==> flow/design.v <==
module full_adder(input a,b,cin,
                  output sum,co);
assign sum=a^b^cin;
assign co=((a&b)||(b&cin)||(cin&a));                 
endmodule
module half_adder(input a,
                  input b,
                  output sum,
                  output carry);
assign sum=a^b;
assign carry=a&b;
endmodule
module mux2_1(input a,b,sel,
              output y);
assign y=sel?b:a;
endmodule
module adder_4bit(input [3:0]a,b,
                  input cin,
                  output [3:0]sum,
                  output co);
wire s1,c1,s2,c2,s3,c3,s4,s11,s44,c4,c11,s22,c22,s33,c33,c44;
full_adder f1(a[0],b[0],1'b0,s1,c1);
full_adder f2(a[1],b[1],c1,s2,c2);
full_adder f3(a[2],b[2],c2,s3,c3);
full_adder f4(a[3],b[3],c3,s4,c4);
full_adder f5(a[0],b[0],1'b1,s11,c11);
full_adder f6(a[1],b[1],c11,s22,c22);
full_adder f7(a[2],b[2],c22,s33,c33);
full_adder f8(a[3],b[3],c33,s44,c44);
mux2_1 m1(s1,s11,cin,sum[0]);
mux2_1 m2(s2,s22,cin,sum[1]);
mux2_1 m3(s3,s33,cin,sum[2]);
mux2_1 m4(s4,s44,cin,sum[3]);
mux2_1 m5(c4,c44,cin,co);
endmodule
module adder_6bit(input [5:0]a,b,
                  input cin,
                  output [5:0]sum,
                  output co);
wire s1,s2,s3,s4,s5,s6,c1,c2,c3,c4,c5,c6;
wire s11,s22,s33,s44,s55,s66,c11,c22,c33,c44,c55,c66;
full_adder f1(a[0],b[0],1'b0,s1,c1);
full_adder f2(a[1],b[1],c1,s2,c2);
full_adder f3(a[2],b[2],c2,s3,c3);
full_adder f4(a[3],b[3],c3,s4,c4);
full_adder f5(a[4],b[4],c4,s5,c5);
full_adder f6(a[5],b[5],c5,s6,c6);
full_adder f7(a[0],b[0],1'b1,s11,c11);
full_adder f8(a[1],b[1],c11,s22,c22);
full_adder f9(a[2],b[2],c22,s33,c33);
full_adder f10(a[3],b[3],c33,s44,c44);
full_adder f11(a[4],b[4],c44,s55,c55);
full_adder f12(a[5],b[5],c55,s66,c66);
mux2_1 m1(s1,s11,cin,sum[0]);
mux2_1 m2(s2,s22,cin,sum[1]);
mux2_1 m3(s3,s33,cin,sum[2]);
mux2_1 m4(s4,s44,cin,sum[3]);
mux2_1 m5(s5,s55,cin,sum[4]);
mux2_1 m6(s6,s66,cin,sum[5]);
mux2_1 m7(c6,c66,cin,co);
endmodule
module adder_8bit(input [7:0] a,b,
                   input cin,
                   output [7:0] sum,
                   output co);
wire s1,s2,s3,s4,s5,s6,s7,s8,c1,c2,c3,c4,c5,c6,c7,c8;
wire s11,s22,s33,s44,s55,s66,s77,s88,c11,c22,c33,c44,c55,c66,c77,c88;
full_adder f10(a[0],b[0],1'b0,s1,c1);
full_adder f20(a[1],b[1],c1,s2,c2);
full_adder f30(a[2],b[2],c2,s3,c3);
full_adder f40(a[3],b[3],c3,s4,c4);
full_adder f50(a[4],b[4],c4,s5,c5);
full_adder f60(a[5],b[5],c5,s6,c6);
full_adder f70(a[6],b[6],c6,s7,c7);
full_adder f80(a[7],b[7],c7,s8,c8);
full_adder f11(a[0],b[0],1'b1,s11,c11);
full_adder f22(a[1],b[1],c11,s22,c22);
full_adder f33(a[2],b[2],c22,s33,c33);
full_adder f44(a[3],b[3],c33,s44,c44);
full_adder f55(a[4],b[4],c44,s55,c55);
full_adder f66(a[5],b[5],c55,s66,c66);
full_adder f77(a[6],b[6],c66,s77,c77);
full_adder f88(a[7],b[7],c77,s88,c88);
mux2_1 m1(s1,s11,cin,sum[0]);
mux2_1 m2(s2,s22,cin,sum[1]);
mux2_1 m3(s3,s33,cin,sum[2]);
mux2_1 m4(s4,s44,cin,sum[3]);
mux2_1 m5(s5,s55,cin,sum[4]);
mux2_1 m6(s6,s66,cin,sum[5]);
mux2_1 m7(s7,s77,cin,sum[6]);
mux2_1 m8(s8,s88,cin,sum[7]);
mux2_1 m9(c8,c88,cin,co);
endmodule
module adder_12bit(input [11:0] a,b,
                   input cin,
                   output [11:0] sum,
                   output co);
wire s1,s2,s3,s4,s5,s6,s7,s8,s9,s10,s11a,s12,c1,c2,c3,c4,c5,c6,c7,c8,c9,c10,c11a,c12;
wire s11,s22,s33,s44,s55,s66,s77,s88,s99,s1010,s1111,s1212;
wire c11,c22,c33,c44,c55,c66,c77,c88,c99,c1010,c1111,c1212;
full_adder f10(a[0],b[0],1'b0,s1,c1);
full_adder f20(a[1],b[1],c1,s2,c2);
full_adder f30(a[2],b[2],c2,s3,c3);
full_adder f40(a[3],b[3],c3,s4,c4);
full_adder f50(a[4],b[4],c4,s5,c5);
full_adder f60(a[5],b[5],c5,s6,c6);
full_adder f70(a[6],b[6],c6,s7,c7);
full_adder f80(a[7],b[7],c7,s8,c8);
full_adder f90(a[8],b[8],c8,s9,c9);
full_adder f100(a[9],b[9],c9,s10,c10);
full_adder f110(a[10],b[10],c10,s11a,c11a);
full_adder f120(a[11],b[11],c11a,s12,c12);
full_adder f11(a[0],b[0],1'b1,s11,c11);
full_adder f22(a[1],b[1],c11,s22,c22);
full_adder f33(a[2],b[2],c22,s33,c33);
full_adder f44(a[3],b[3],c33,s44,c44);
full_adder f55(a[4],b[4],c44,s55,c55);
full_adder f66(a[5],b[5],c55,s66,c66);
full_adder f77(a[6],b[6],c66,s77,c77);
full_adder f88(a[7],b[7],c77,s88,c88);
full_adder f99(a[8],b[8],c88,s99,c99);
full_adder f1010(a[9],b[9],c99,s1010,c1010);
full_adder f1111(a[10],b[10],c1010,s1111,c1111);
full_adder f1212(a[11],b[11],c1111,s1212,c1212);
mux2_1 m1(s1,s11,cin,sum[0]);
mux2_1 m2(s2,s22,cin,sum[1]);
mux2_1 m3(s3,s33,cin,sum[2]);
mux2_1 m4(s4,s44,cin,sum[3]);
mux2_1 m5(s5,s55,cin,sum[4]);
mux2_1 m6(s6,s66,cin,sum[5]);
mux2_1 m7(s7,s77,cin,sum[6]);
mux2_1 m8(s8,s88,cin,sum[7]);
mux2_1 m9(s9,s99,cin,sum[8]);
mux2_1 m10(s10,s1010,cin,sum[9]);
mux2_1 m11(s11a,s1111,cin,sum[10]);
mux2_1 m12(s12,s1212,cin,sum[11]);
mux2_1 m13(c12,c1212,cin,co);
endmodule
module adder_16bit(input [15:0] a,b,
                   input cin,
                   output [15:0] sum,
                   output co);
wire s1,s2,s3,s4,s5,s6,s7,s8,s9,s10,s11a,s12,s13,s14,s15,s16;
wire c1,c2,c3,c4,c5,c6,c7,c8,c9,c10,c11a,c12,c13,c14,c15,c16;
wire s11,s22,s33,s44,s55,s66,s77,s88,s99,s1010,s1111,s1212,s1313,s1414,s1515,s1616;
wire c11,c22,c33,c44,c55,c66,c77,c88,c99,c1010,c1111,c1212,c1313,c1414,c1515,c1616;
full_adder f10(a[0],b[0],1'b0,s1,c1);
full_adder f20(a[1],b[1],c1,s2,c2);
full_adder f30(a[2],b[2],c2,s3,c3);
full_adder f40(a[3],b[3],c3,s4,c4);
full_adder f50(a[4],b[4],c4,s5,c5);
full_adder f60(a[5],b[5],c5,s6,c6);
full_adder f70(a[6],b[6],c6,s7,c7);
full_adder f80(a[7],b[7],c7,s8,c8);
full_adder f90(a[8],b[8],c8,s9,c9);
full_adder f100(a[9],b[9],c9,s10,c10);
full_adder f110(a[10],b[10],c10,s11a,c11a);
full_adder f120(a[11],b[11],c11a,s12,c12);
full_adder f130(a[12],b[12],c12,s13,c13);
full_adder f140(a[13],b[13],c13,s14,c14);
full_adder f150(a[14],b[14],c14,s15,c15);
full_adder f160(a[15],b[15],c15,s16,c16);
full_adder f11(a[0],b[0],1'b1,s11,c11);
full_adder f22(a[1],b[1],c11,s22,c22);
full_adder f33(a[2],b[2],c22,s33,c33);
full_adder f44(a[3],b[3],c33,s44,c44);
full_adder f55(a[4],b[4],c44,s55,c55);
full_adder f66(a[5],b[5],c55,s66,c66);
full_adder f77(a[6],b[6],c66,s77,c77);
full_adder f88(a[7],b[7],c77,s88,c88);
full_adder f99(a[8],b[8],c88,s99,c99);
full_adder f1010(a[9],b[9],c99,s1010,c1010);
full_adder f1111(a[10],b[10],c1010,s1111,c1111);
full_adder f1212(a[11],b[11],c1111,s1212,c1212);
full_adder f1313(a[12],b[12],c1212,s1313,c1313);
full_adder f1414(a[13],b[13],c1313,s1414,c1414);
full_adder f1515(a[14],b[14],c1414,s1515,c1515);
full_adder f1616(a[15],b[15],c1515,s1616,c1616);
mux2_1 m1(s1,s11,cin,sum[0]);
mux2_1 m2(s2,s22,cin,sum[1]);
mux2_1 m3(s3,s33,cin,sum[2]);
mux2_1 m4(s4,s44,cin,sum[3]);
mux2_1 m5(s5,s55,cin,sum[4]);
mux2_1 m6(s6,s66,cin,sum[5]);
mux2_1 m7(s7,s77,cin,sum[6]);
mux2_1 m8(s8,s88,cin,sum[7]);
mux2_1 m9(s9,s99,cin,sum[8]);
mux2_1 m10(s10,s1010,cin,sum[9]);
mux2_1 m11(s11a,s1111,cin,sum[10]);
mux2_1 m12(s12,s1212,cin,sum[11]);
mux2_1 m13(s13,s1313,cin,sum[12]);
mux2_1 m14(s14,s1414,cin,sum[13]);
mux2_1 m15(s15,s1515,cin,sum[14]);
mux2_1 m16(s16,s1616,cin,sum[15]);
mux2_1 m17(c16,c1616,cin,co);
endmodule
module adder_24bit(input [23:0] a,b,
                   input cin,
                   output [23:0] sum,
                   output co);
wire s1,s2,s3,s4,s5,s6,s7,s8,s9,s10,s11a,s12;
wire s13,s14,s15,s16,s17,s18,s19,s20,s21,s222,s23,s24;
wire c1,c2,c3,c4,c5,c6,c7,c8,c9,c10,c11a,c12;
wire c13,c14,c15,c16,c17,c18,c19,c20,c21,c222,c23,c24;
wire s11,s22,s33,s44,s55,s66,s77,s88,s99,s1010,s1111,s1212;
wire s1313,s1414,s1515,s1616,s1717,s1818,s1919,s2020,s2121,s2222,s2323,s2424;
wire c11,c22,c33,c44,c55,c66,c77,c88,c99,c1010,c1111,c1212;
wire c1313,c1414,c1515,c1616,c1717,c1818,c1919,c2020,c2121,c2222,c2323,c2424;
full_adder f10(a[0],b[0],1'b0,s1,c1);
full_adder f20(a[1],b[1],c1,s2,c2);
full_adder f30(a[2],b[2],c2,s3,c3);
full_adder f40(a[3],b[3],c3,s4,c4);
full_adder f50(a[4],b[4],c4,s5,c5);
full_adder f60(a[5],b[5],c5,s6,c6);
full_adder f70(a[6],b[6],c6,s7,c7);
full_adder f80(a[7],b[7],c7,s8,c8);
full_adder f90(a[8],b[8],c8,s9,c9);
full_adder f100(a[9],b[9],c9,s10,c10);
full_adder f110(a[10],b[10],c10,s11a,c11a);
full_adder f120(a[11],b[11],c11a,s12,c12);
full_adder f130(a[12],b[12],c12,s13,c13);
full_adder f140(a[13],b[13],c13,s14,c14);
full_adder f150(a[14],b[14],c14,s15,c15);
full_adder f160(a[15],b[15],c15,s16,c16);
full_adder f170(a[16],b[16],c16,s17,c17);
full_adder f180(a[17],b[17],c17,s18,c18);
full_adder f190(a[18],b[18],c18,s19,c19);
full_adder f200(a[19],b[19],c19,s20,c20);
full_adder f210(a[20],b[20],c20,s21,c21);
full_adder f220(a[21],b[21],c21,s222,c222);
full_adder f230(a[22],b[22],c222,s23,c23);
full_adder f240(a[23],b[23],c23,s24,c24);
full_adder f11(a[0],b[0],1'b1,s11,c11);
full_adder f22(a[1],b[1],c11,s22,c22);
full_adder f33(a[2],b[2],c22,s33,c33);
full_adder f44(a[3],b[3],c33,s44,c44);
full_adder f55(a[4],b[4],c44,s55,c55);
full_adder f66(a[5],b[5],c55,s66,c66);
full_adder f77(a[6],b[6],c66,s77,c77);
full_adder f88(a[7],b[7],c77,s88,c88);
full_adder f99(a[8],b[8],c88,s99,c99);
full_adder f1010(a[9],b[9],c99,s1010,c1010);
full_adder f1111(a[10],b[10],c1010,s1111,c1111);
full_adder f1212(a[11],b[11],c1111,s1212,c1212);
full_adder f1313(a[12],b[12],c1212,s1313,c1313);
full_adder f1414(a[13],b[13],c1313,s1414,c1414);
full_adder f1515(a[14],b[14],c1414,s1515,c1515);
full_adder f1616(a[15],b[15],c1515,s1616,c1616);
full_adder f1717(a[16],b[16],c1616,s1717,c1717);
full_adder f1818(a[17],b[17],c1717,s1818,c1818);
full_adder f1919(a[18],b[18],c1818,s1919,c1919);
full_adder f2020(a[19],b[19],c1919,s2020,c2020);
full_adder f2121(a[20],b[20],c2020,s2121,c2121);
full_adder f2222(a[21],b[21],c2121,s2222,c2222);
full_adder f2323(a[22],b[22],c2222,s2323,c2323);
full_adder f2424(a[23],b[23],c2323,s2424,c2424);
mux2_1 m1(s1,s11,cin,sum[0]);
mux2_1 m2(s2,s22,cin,sum[1]);
mux2_1 m3(s3,s33,cin,sum[2]);
mux2_1 m4(s4,s44,cin,sum[3]);
mux2_1 m5(s5,s55,cin,sum[4]);
mux2_1 m6(s6,s66,cin,sum[5]);
mux2_1 m7(s7,s77,cin,sum[6]);
mux2_1 m8(s8,s88,cin,sum[7]);
mux2_1 m9(s9,s99,cin,sum[8]);
mux2_1 m10(s10,s1010,cin,sum[9]);
mux2_1 m11(s11a,s1111,cin,sum[10]);
mux2_1 m12(s12,s1212,cin,sum[11]);
mux2_1 m13(s13,s1313,cin,sum[12]);
mux2_1 m14(s14,s1414,cin,sum[13]);
mux2_1 m15(s15,s1515,cin,sum[14]);
mux2_1 m16(s16,s1616,cin,sum[15]);
mux2_1 m17(s17,s1717,cin,sum[16]);
mux2_1 m18(s18,s1818,cin,sum[17]);
mux2_1 m19(s19,s1919,cin,sum[18]);
mux2_1 m20(s20,s2020,cin,sum[19]);
mux2_1 m21(s21,s2121,cin,sum[20]);
mux2_1 m22(s222,s2222,cin,sum[21]);
mux2_1 m23(s23,s2323,cin,sum[22]);
mux2_1 m24(s24,s2424,cin,sum[23]);
mux2_1 m25(c24,c2424,cin,co);
endmodule
module mul_2x2(input clk,
               input [1:0]a,b,
               output [3:0]out);           
reg [1:0]clk_a,clk_b;
wire [3:0]temp;
always @(posedge clk)
 begin
  clk_a<=a;
  clk_b<=b;
 end
assign out[0]=clk_a[0]&clk_b[0];
assign temp[0]=clk_a[0]&clk_b[1];
assign temp[1]=clk_a[1]&clk_b[0];
assign temp[2]=clk_a[1]&clk_b[1];
half_adder h1(temp[0],temp[1],out[1],temp[3]);
half_adder h2(temp[3],temp[2],out[2],out[3]);
endmodule
module mul_4x4(input clk,
               input [3:0]a,
               input [3:0]b,
               output [7:0]c);
wire [3:0]q0,q1,q2,q3,q4;
wire [5:0]q5,q6;		
wire [3:0]temp1;
wire [5:0]temp2,temp3,temp4;
reg [3:0]clk_a,clk_b;
always @(posedge clk)
begin
 clk_a<=a;
 clk_b<=b;
end
mul_2x2 m1(clk,clk_a[1:0],clk_b[1:0],q0[3:0]);
mul_2x2 m2(clk,clk_a[3:2],clk_b[1:0],q1[3:0]);
mul_2x2 m3(clk,clk_a[1:0],clk_b[3:2],q2[3:0]);
mul_2x2 m4(clk,clk_a[3:2],clk_b[3:2],q3[3:0]);
assign temp1 ={2'b00,q0[3:2]};
adder_4bit a1(q1[3:0],temp1,1'b0,q4,);
assign temp2 ={2'b00,q2[3:0]};
assign temp3 ={q3[3:0],2'b00};
adder_6bit a2(temp2,temp3,1'b0,q5,);
assign temp4={2'b00,q4[3:0]};
adder_6bit a3(temp4,q5,1'b0,q6,);
assign c[1:0]=q0[1:0];
assign c[7:2]=q6[5:0];
endmodule
module mul_8x8(input clk,
               input [7:0] a,b,
               output [15:0]c);
wire [7:0]q0,q1,q2,q3,q4;
wire [11:0]q5,q6;	
wire [7:0]temp1;
wire [11:0]temp2,temp3,temp4;
reg [7:0]clk_a,clk_b;
always @(posedge clk)
begin
 clk_a<=a;
 clk_b<=b;
end
mul_4x4 mu1(clk,clk_a[3:0],clk_b[3:0],q0[7:0]);
mul_4x4 mu2(clk,clk_a[7:4],clk_b[3:0],q1[7:0]);
mul_4x4 mu3(clk,clk_a[3:0],clk_b[7:4],q2[7:0]);
mul_4x4 mu4(clk,clk_a[7:4],clk_b[7:4],q3[7:0]);
assign temp1 ={4'b0000,q0[7:4]};
adder_8bit a1(q1[7:0],temp1,1'b0,q4,);
assign temp2 ={4'b0000,q2[7:0]};
assign temp3 ={q3[7:0],4'b0000};
adder_12bit a2(temp2,temp3,1'b0,q5,);
assign temp4={4'b0000,q4[7:0]};
adder_12bit a3(temp4,q5,1'b0,q6,);
assign c[3:0]=q0[3:0];
assign c[15:4]=q6[11:0];
endmodule    
module mul_16x16(input clk,
		         input [15:0]a,
                 input [15:0]b,
                 output [31:0]c);
reg [15:0]clk_a,clk_b;
wire [15:0]q0,q1,q2,q3,q4;	
wire [15:0]temp1;
wire [23:0]temp2,temp3,temp4;
wire [23:0]q5,q6;
always @(posedge clk)
 begin
  clk_a<=a;
  clk_b<=b;
 end
mul_8x8 m1(clk,clk_a[7:0],clk_b[7:0],q0[15:0]);
mul_8x8 m2(clk,clk_a[15:8],clk_b[7:0],q1[15:0]);
mul_8x8 m3(clk,clk_a[7:0],clk_b[15:8],q2[15:0]);
mul_8x8 m4(clk,clk_a[15:8],clk_b[15:8],q3[15:0]);
assign temp1 ={8'b0,q0[15:8]};
adder_16bit a1(q1[15:0],temp1,1'b0,q4,);
assign temp2 ={8'b0,q2[15:0]};
assign temp3 ={q3[15:0],8'b0};
adder_24bit a2(temp2,temp3,1'b0,q5,);
assign temp4={8'b0,q4[15:0]};
adder_24bit a3(temp4,q5,1'b0,q6,);
assign c[7:0]=q0[7:0];
assign c[31:8]=q6[23:0];
endmodule
module accumulator(input clk,en,clr,
                   input [31:0]a,
                   output [39:0]c);
reg [39:0]acc;
always @(posedge clk)
 begin
  if (clr)
   acc <= 40'b0;
  else if (en)
  begin 
   acc <= acc + {8'b0,a};
  end
 end
assign c = acc;
endmodule
module mac_unit(input clk,en,clr,
                input [15:0]a,b,
                output [39:0]c);
wire [31:0]temp1;
mul_16x16 m1(clk,a,b,temp1);
accumulator a1(clk,en,clr,temp1,c);
endmodule
== Step by step through the tools: mac_unit ==
Tool output for the design above, in the order of the flow.
Line numbers count from 1 in the design file above.
Library cell names are shortened.
Not given: -
Set-up
  top: mac_unit
  clock port: clk
  standard-cell library: sky130hd
  corner: tt_025C_1v80

== Word-level counts ==
Counts by Yosys on the flattened word-level netlist (proc, flatten, opt, wreduce; memories kept). Register bits leave out memories and registers merged into their read ports (data or address); mux counts leave out enables and synchronous resets folded into registers. Print and check cells are left out. Cells with the same type and inputs are merged into one.
Word-level totals
  output and inout bits: 40
  word-level cells: 2070
  bits in registers: 168
Operators by class
  bitwise operators: 1716
  reduce/logical cells: 322
  add/sub/neg operators: 1
Operators by type and width (number)
  bitwise AND 1 bit: 1035
  XOR 1 bit: 681
  logical OR 1 bit: 322
  adder 40 x 32 -> 40 bit: 1

== Logic depth ==
Yosys ltp: most cells in a row. Word level: on the elaborated netlist, between registers, memories and ports. Mapped: between sequential cells and ports; inverters and the memories' decode and read muxes count.
Logic depth
  depth after elaboration: 83
  ABC_AREA: 1
  gate-level depth with buffers: 63
  mapped depth without buffers: 61

== After synthesis ==
Source: synth_stat.txt of the flow (Yosys; design flattened, memories mapped). It holds for the ABC_AREA given above (unset counts as 0); a run with the other value may have another netlist.
Synthesis totals
  standard cells after synthesis: 2257
  cell area after synthesis: 17205.3 um^2
  area of sequential cells: 3363.2 um^2
  flip-flop cells: 168
  buffers: 76
Cells by type
  fa_1: number 194, area in all 3.88E+03 um^2
  dfxtp_1: number 168, area in all 3.36E+03 um^2
  ha_1: number 264, area in all 3.3E+03 um^2
  inv_1: number 692, area in all 2.6E+03 um^2
  nand2_1: number 524, area in all 1.97E+03 um^2
  nor2_1: number 136, area in all 510.49 um^2
  clkbuf_1: number 73, area in all 274.013 um^2
  xor2_1: number 29, area in all 253.994 um^2
  nand3_1: number 47, area in all 235.226 um^2
  a21oi_1: number 31, area in all 155.149 um^2
  xnor2_1: number 16, area in all 140.134 um^2
  o21ai_0: number 22, area in all 110.106 um^2
  nand2_2: number 16, area in all 100.096 um^2
  o21ai_2: number 4, area in all 35.034 um^2
  nand4_1: number 5, area in all 31.28 um^2
  nor2_2: number 5, area in all 31.28 um^2
  o21ai_1: number 5, area in all 25.024 um^2
  o21bai_1: number 3, area in all 22.522 um^2
Other cell types: 16; their cells: 23.

== Worst setup path after synthesis ==
Path of least setup slack by OpenSTA after synthesis, without wires, with an ideal clock, recovery checks aside; 20% of the period is set as input and as output delay. Where synthesis merged equal registers, the netlist keeps one of their names.
Timing path post-synthesis
  kind: reg2reg
  from: reg (no name shown)
  to: reg a1.acc[37]
  path delay: 14.048 ns
  path buffers: 2
  period: 13.5 ns
  time at the first pin: 0.000 ns
  slack: -0.548 ns
  arrival: 13.933 ns
  stages on the path: 61
  synthesis period reached: 14.048 ns
"path delay" is the arrival time less input delay plus setup time.
"stages on the path": output pins that drive a net of the path, with the launching flip-flop's if there is one; two outputs of one cell count as two.
"synthesis period reached" = period - worst setup slack (recovery checks aside). The figure is calculated, with input and output delays left at 20% of the set period.
Between the ends stands the longest chain of elaborated cells between them, by number of cells; it is not shown to be the way that was timed. Of several equally long chains one is given.
A line is the first line of the expression or statement that the cell stems from. Yosys adds cells for indexed reads and writes and turns some case tables into memories.
On the way, post-synthesis
  cell sequence: dfxtp_1 clkbuf_1 clkbuf_1 nand2_1 inv_1 ha_1 ha_1 ha_1 fa_1 inv_1 fa_1 inv_1 fa_1 fa_1 inv_1 fa_1 inv_1 fa_1 (+25 left out) ha_1 ha_1 ha_1 ha_1 xor2_1 xnor2_1 xor2_1 inv_1 ha_1 nand2_1 nor2_1 nand2_1 nor2_1 nand4_1 nand3_1 nand3_1 nand2_1 nor2_1
  length of the longest elaborated chain: 83
  elaborated cells on any way between the ends: 739
  source lines of those cells: 7
  those cells by class: add/sub (1); logic (588); reduce/logical (150)
RTL lines, path post-synthesis
  bitwise AND 1 bit: RTL line 295  | assign temp[1]=clk_a[1]&clk_b[0];
  bitwise AND 1 bit: RTL line 11  | assign carry=a&b;
  XOR 1 bit: RTL line 10  | assign sum=a^b;
  bitwise AND 1 bit (2 in a row): RTL line 4  | assign co=((a&b)||(b&cin)||(cin&a));
  logical OR 1 bit (2 in a row): RTL line 4
  XOR 1 bit: RTL line 3  | assign sum=a^b^cin;
  bitwise AND 1 bit: RTL line 4
  (+59 left out)
  bitwise AND 1 bit: RTL line 4
  logical OR 1 bit (2 in a row): RTL line 4
  bitwise AND 1 bit: RTL line 4
  logical OR 1 bit (2 in a row): RTL line 4
  bitwise AND 1 bit (7 in a row): RTL line 4
  XOR 1 bit: RTL line 3
  adder 40 x 32 -> 40 bit: RTL line 393  | acc <= acc + {8'b0,a};
  end, assigned: RTL line 390  | acc <= 40'b0;
  end, assigned: RTL line 393
  end, declared: RTL line 386  | reg [39:0]acc;

== Path in the finished layout ==
Path of least setup slack in the final report of flow run A (OpenROAD, finished layout, wires in). Where an end is a register, its clock arrival counts in the times.
Timing path after layout
  kind: reg2reg
  from: reg (no name shown)
  to: reg a1.acc[33]
  path buffers: 1
  slack: -0.09 ns
  period: 13.5 ns
  arrival: 14.02 ns
  stages on the path: 60
  time at the first pin: 0.52 ns
Between the ends stands the longest chain of elaborated cells between them, by number of cells; it is not shown to be the way that was timed. Of several equally long chains one is given.
On the way, after layout
  cell sequence: dfxtp_2 nand2_2 inv_2 ha_4 ha_4 ha_4 fa_2 inv_2 fa_1 inv_2 fa_2 fa_1 inv_2 fa_2 inv_2 fa_2 fa_2 fa_2 (+24 left out) ha_4 ha_4 ha_4 xor2_2 xnor2_2 xor2_1 inv_1 ha_4 nand2_4 nor2_4 buf_4 o21ai_0 nand2_1 nor2_1 nand3_2 nand3_1 nand2_1 nor2_1
  length of the longest elaborated chain: 83
  elaborated cells on any way between the ends: 565
  source lines of those cells: 7
  those cells by class: add/sub (1); logic (448); reduce/logical (116)
RTL lines, path after layout
  bitwise AND 1 bit: RTL line 294  | assign temp[0]=clk_a[0]&clk_b[1];
  bitwise AND 1 bit: RTL line 11  | assign carry=a&b;
  XOR 1 bit: RTL line 10  | assign sum=a^b;
  bitwise AND 1 bit (2 in a row): RTL line 4  | assign co=((a&b)||(b&cin)||(cin&a));
  logical OR 1 bit (2 in a row): RTL line 4
  XOR 1 bit: RTL line 3  | assign sum=a^b^cin;
  bitwise AND 1 bit: RTL line 4
  (+59 left out)
  bitwise AND 1 bit: RTL line 4
  logical OR 1 bit (2 in a row): RTL line 4
  bitwise AND 1 bit: RTL line 4
  logical OR 1 bit (2 in a row): RTL line 4
  bitwise AND 1 bit (7 in a row): RTL line 4
  XOR 1 bit: RTL line 3
  adder 40 x 32 -> 40 bit: RTL line 393  | acc <= acc + {8'b0,a};
  end, assigned: RTL line 390  | acc <= 40'b0;
  end, assigned: RTL line 393
  end, declared: RTL line 386  | reg [39:0]acc;

Subject: flow runs of mac_unit

Hi,

Stored flow runs of mac_unit (4 of them; Yosys, OpenROAD, sky130hd). They differ in their settings and are not a sequence. Constraints: input delay and output delay 20% of the set period each, output load 0.01 pF.
"achieved clock period (ns)" = clock period - worst setup slack. The figure is calculated, with input and output delays left at 20% of the set period.
"worst setup path time (ns)" = time allowed to the worst setup path (clock period - input delay - output delay, where it has them) - its slack; a late launch clock adds to it, a late capture clock takes from it.

Flow files of flow run A
==> flow/run.sh <==
#!/bin/bash
# the make line also repeats the synthesis and layout settings of config.mk as NAME=value (left out here)
make -C /OpenROAD-flow-scripts/flow DESIGN_CONFIG=/design/flow/config.mk WORK_HOME=/design/flow/orfs CLKGATE_MAP_FILE= finish
==> flow/config.mk <==
export PLATFORM = sky130hd
export DESIGN_NAME = mac_unit
export DESIGN_NICKNAME = mac_unit
export VERILOG_FILES = /design/flow/design.v
export SDC_FILE = /design/flow/constraint.sdc
export NUM_CORES = 4
export LEC_CHECK = 0
export ABC_AREA = 1
export CAP_MARGIN = 20
export CELL_PAD_IN_SITES_DETAIL_PLACEMENT = 2
export CELL_PAD_IN_SITES_GLOBAL_PLACEMENT = 3
export CORE_ASPECT_RATIO = 0.65
export CORE_MARGIN = 2
export CORE_UTILIZATION = 17
export CTS_CLUSTER_SIZE = 78
export GPL_ROUTABILITY_DRIVEN = 0
export GPL_TIMING_DRIVEN = 1
export HOLD_SLACK_MARGIN = 0.23
export MIN_ROUTING_LAYER = met2
export PLACE_DENSITY_LB_ADDON = 0.16
export SLEW_MARGIN = 35
export TNS_END_PERCENT = 40
==> flow/constraint.sdc <==
create_clock -name core_clock -period 13.5 [get_ports {clk}]
set_input_delay 2.7000 -clock core_clock [delete_from_list [all_inputs] [get_ports {clk}]]
set_output_delay 2.7000 -clock core_clock [all_outputs]
set_load 0.01 [all_outputs]

report of flow run A
yosys chip area after synthesis (um^2): 17205.3
finish__design__die__area: 103827.0
finish__design__instance__area__stdcell: 21056.4
finish__timing__setup__ws: -0.094
achieved clock period (ns): 13.594
worst setup path time (ns): 13.59
worst setup path kind: reg2reg

Flow files of flow run B
==> flow/run.sh <==
#!/bin/bash
# the make line also repeats the synthesis and layout settings of config.mk as NAME=value (left out here)
make -C /OpenROAD-flow-scripts/flow DESIGN_CONFIG=/design/flow/config.mk WORK_HOME=/design/flow/orfs CLKGATE_MAP_FILE= finish
==> flow/config.mk <==
export PLATFORM = sky130hd
export DESIGN_NAME = mac_unit
export DESIGN_NICKNAME = mac_unit
export VERILOG_FILES = /design/flow/design.v
export SDC_FILE = /design/flow/constraint.sdc
export NUM_CORES = 4
export LEC_CHECK = 0
export ABC_AREA = 1
export CAP_MARGIN = 5
export CELL_PAD_IN_SITES_DETAIL_PLACEMENT = 1
export CELL_PAD_IN_SITES_GLOBAL_PLACEMENT = 1
export CORE_ASPECT_RATIO = 0.5
export CORE_MARGIN = 2
export CORE_UTILIZATION = 27
export CTS_CLUSTER_DIAMETER = 360
export CTS_CLUSTER_SIZE = 34
export GPL_ROUTABILITY_DRIVEN = 1
export HOLD_SLACK_MARGIN = 0.19
export MAX_ROUTING_LAYER = met4
export PLACE_DENSITY = 0.63
export SLEW_MARGIN = 5
==> flow/constraint.sdc <==
create_clock -name core_clock -period 7.58 [get_ports {clk}]
set_input_delay 1.5160 -clock core_clock [delete_from_list [all_inputs] [get_ports {clk}]]
set_output_delay 1.5160 -clock core_clock [all_outputs]
set_load 0.01 [all_outputs]

report of flow run B
yosys chip area after synthesis (um^2): 17205.3
finish__design__die__area: 65881.6
finish__design__instance__area__stdcell: 21595.7
finish__timing__setup__ws: -5.806
achieved clock period (ns): 13.386
worst setup path time (ns): 13.39
worst setup path kind: reg2reg

Flow files of flow run C
==> flow/run.sh <==
#!/bin/bash
# the make line also repeats the synthesis and layout settings of config.mk as NAME=value (left out here)
make -C /OpenROAD-flow-scripts/flow DESIGN_CONFIG=/design/flow/config.mk WORK_HOME=/design/flow/orfs CLKGATE_MAP_FILE= finish
==> flow/config.mk <==
export PLATFORM = sky130hd
export DESIGN_NAME = mac_unit
export DESIGN_NICKNAME = mac_unit
export VERILOG_FILES = /design/flow/design.v
export SDC_FILE = /design/flow/constraint.sdc
export NUM_CORES = 4
export LEC_CHECK = 0
export ABC_AREA = 1
export CAP_MARGIN = 20
export CELL_PAD_IN_SITES_DETAIL_PLACEMENT = 2
export CELL_PAD_IN_SITES_GLOBAL_PLACEMENT = 3
export CORE_ASPECT_RATIO = 0.65
export CORE_MARGIN = 6
export CORE_UTILIZATION = 17
export CTS_CLUSTER_SIZE = 78
export GPL_ROUTABILITY_DRIVEN = 0
export GPL_TIMING_DRIVEN = 1
export HOLD_SLACK_MARGIN = 0.23
export PLACE_DENSITY_LB_ADDON = 0.16
export SLEW_MARGIN = 35
export TNS_END_PERCENT = 40
==> flow/constraint.sdc <==
create_clock -name core_clock -period 13.5 [get_ports {clk}]
set_input_delay 2.7000 -clock core_clock [delete_from_list [all_inputs] [get_ports {clk}]]
set_output_delay 2.7000 -clock core_clock [all_outputs]
set_load 0.01 [all_outputs]

report of flow run C
yosys chip area after synthesis (um^2): 17205.3
finish__design__die__area: 109163.0
finish__design__instance__area__stdcell: 20976.4
finish__timing__setup__ws: -0.031
achieved clock period (ns): 13.531
worst setup path time (ns): 13.53
worst setup path kind: reg2reg

Flow files of flow run D
==> flow/run.sh <==
#!/bin/bash
# the make line also repeats the synthesis and layout settings of config.mk as NAME=value (left out here)
make -C /OpenROAD-flow-scripts/flow DESIGN_CONFIG=/design/flow/config.mk WORK_HOME=/design/flow/orfs CLKGATE_MAP_FILE= finish
==> flow/config.mk <==
export PLATFORM = sky130hd
export DESIGN_NAME = mac_unit
export DESIGN_NICKNAME = mac_unit
export VERILOG_FILES = /design/flow/design.v
export SDC_FILE = /design/flow/constraint.sdc
export NUM_CORES = 4
export LEC_CHECK = 0
export CAP_MARGIN = 20
export CORE_MARGIN = 2
export CORE_UTILIZATION = 40
export SETUP_SLACK_MARGIN = 3.15
export SLEW_MARGIN = 20
==> flow/constraint.sdc <==
create_clock -name core_clock -period 13.5 [get_ports {clk}]
set_input_delay 2.7000 -clock core_clock [delete_from_list [all_inputs] [get_ports {clk}]]
set_output_delay 2.7000 -clock core_clock [all_outputs]
set_load 0.01 [all_outputs]

report of flow run D
yosys chip area after synthesis (um^2): 15595.0
finish__design__die__area: 40582.1
finish__design__instance__area__stdcell: 18566.6
finish__timing__setup__ws: 0.469
achieved clock period (ns): 13.031
worst setup path time (ns): 13.03
worst setup path kind: reg2reg

Regards
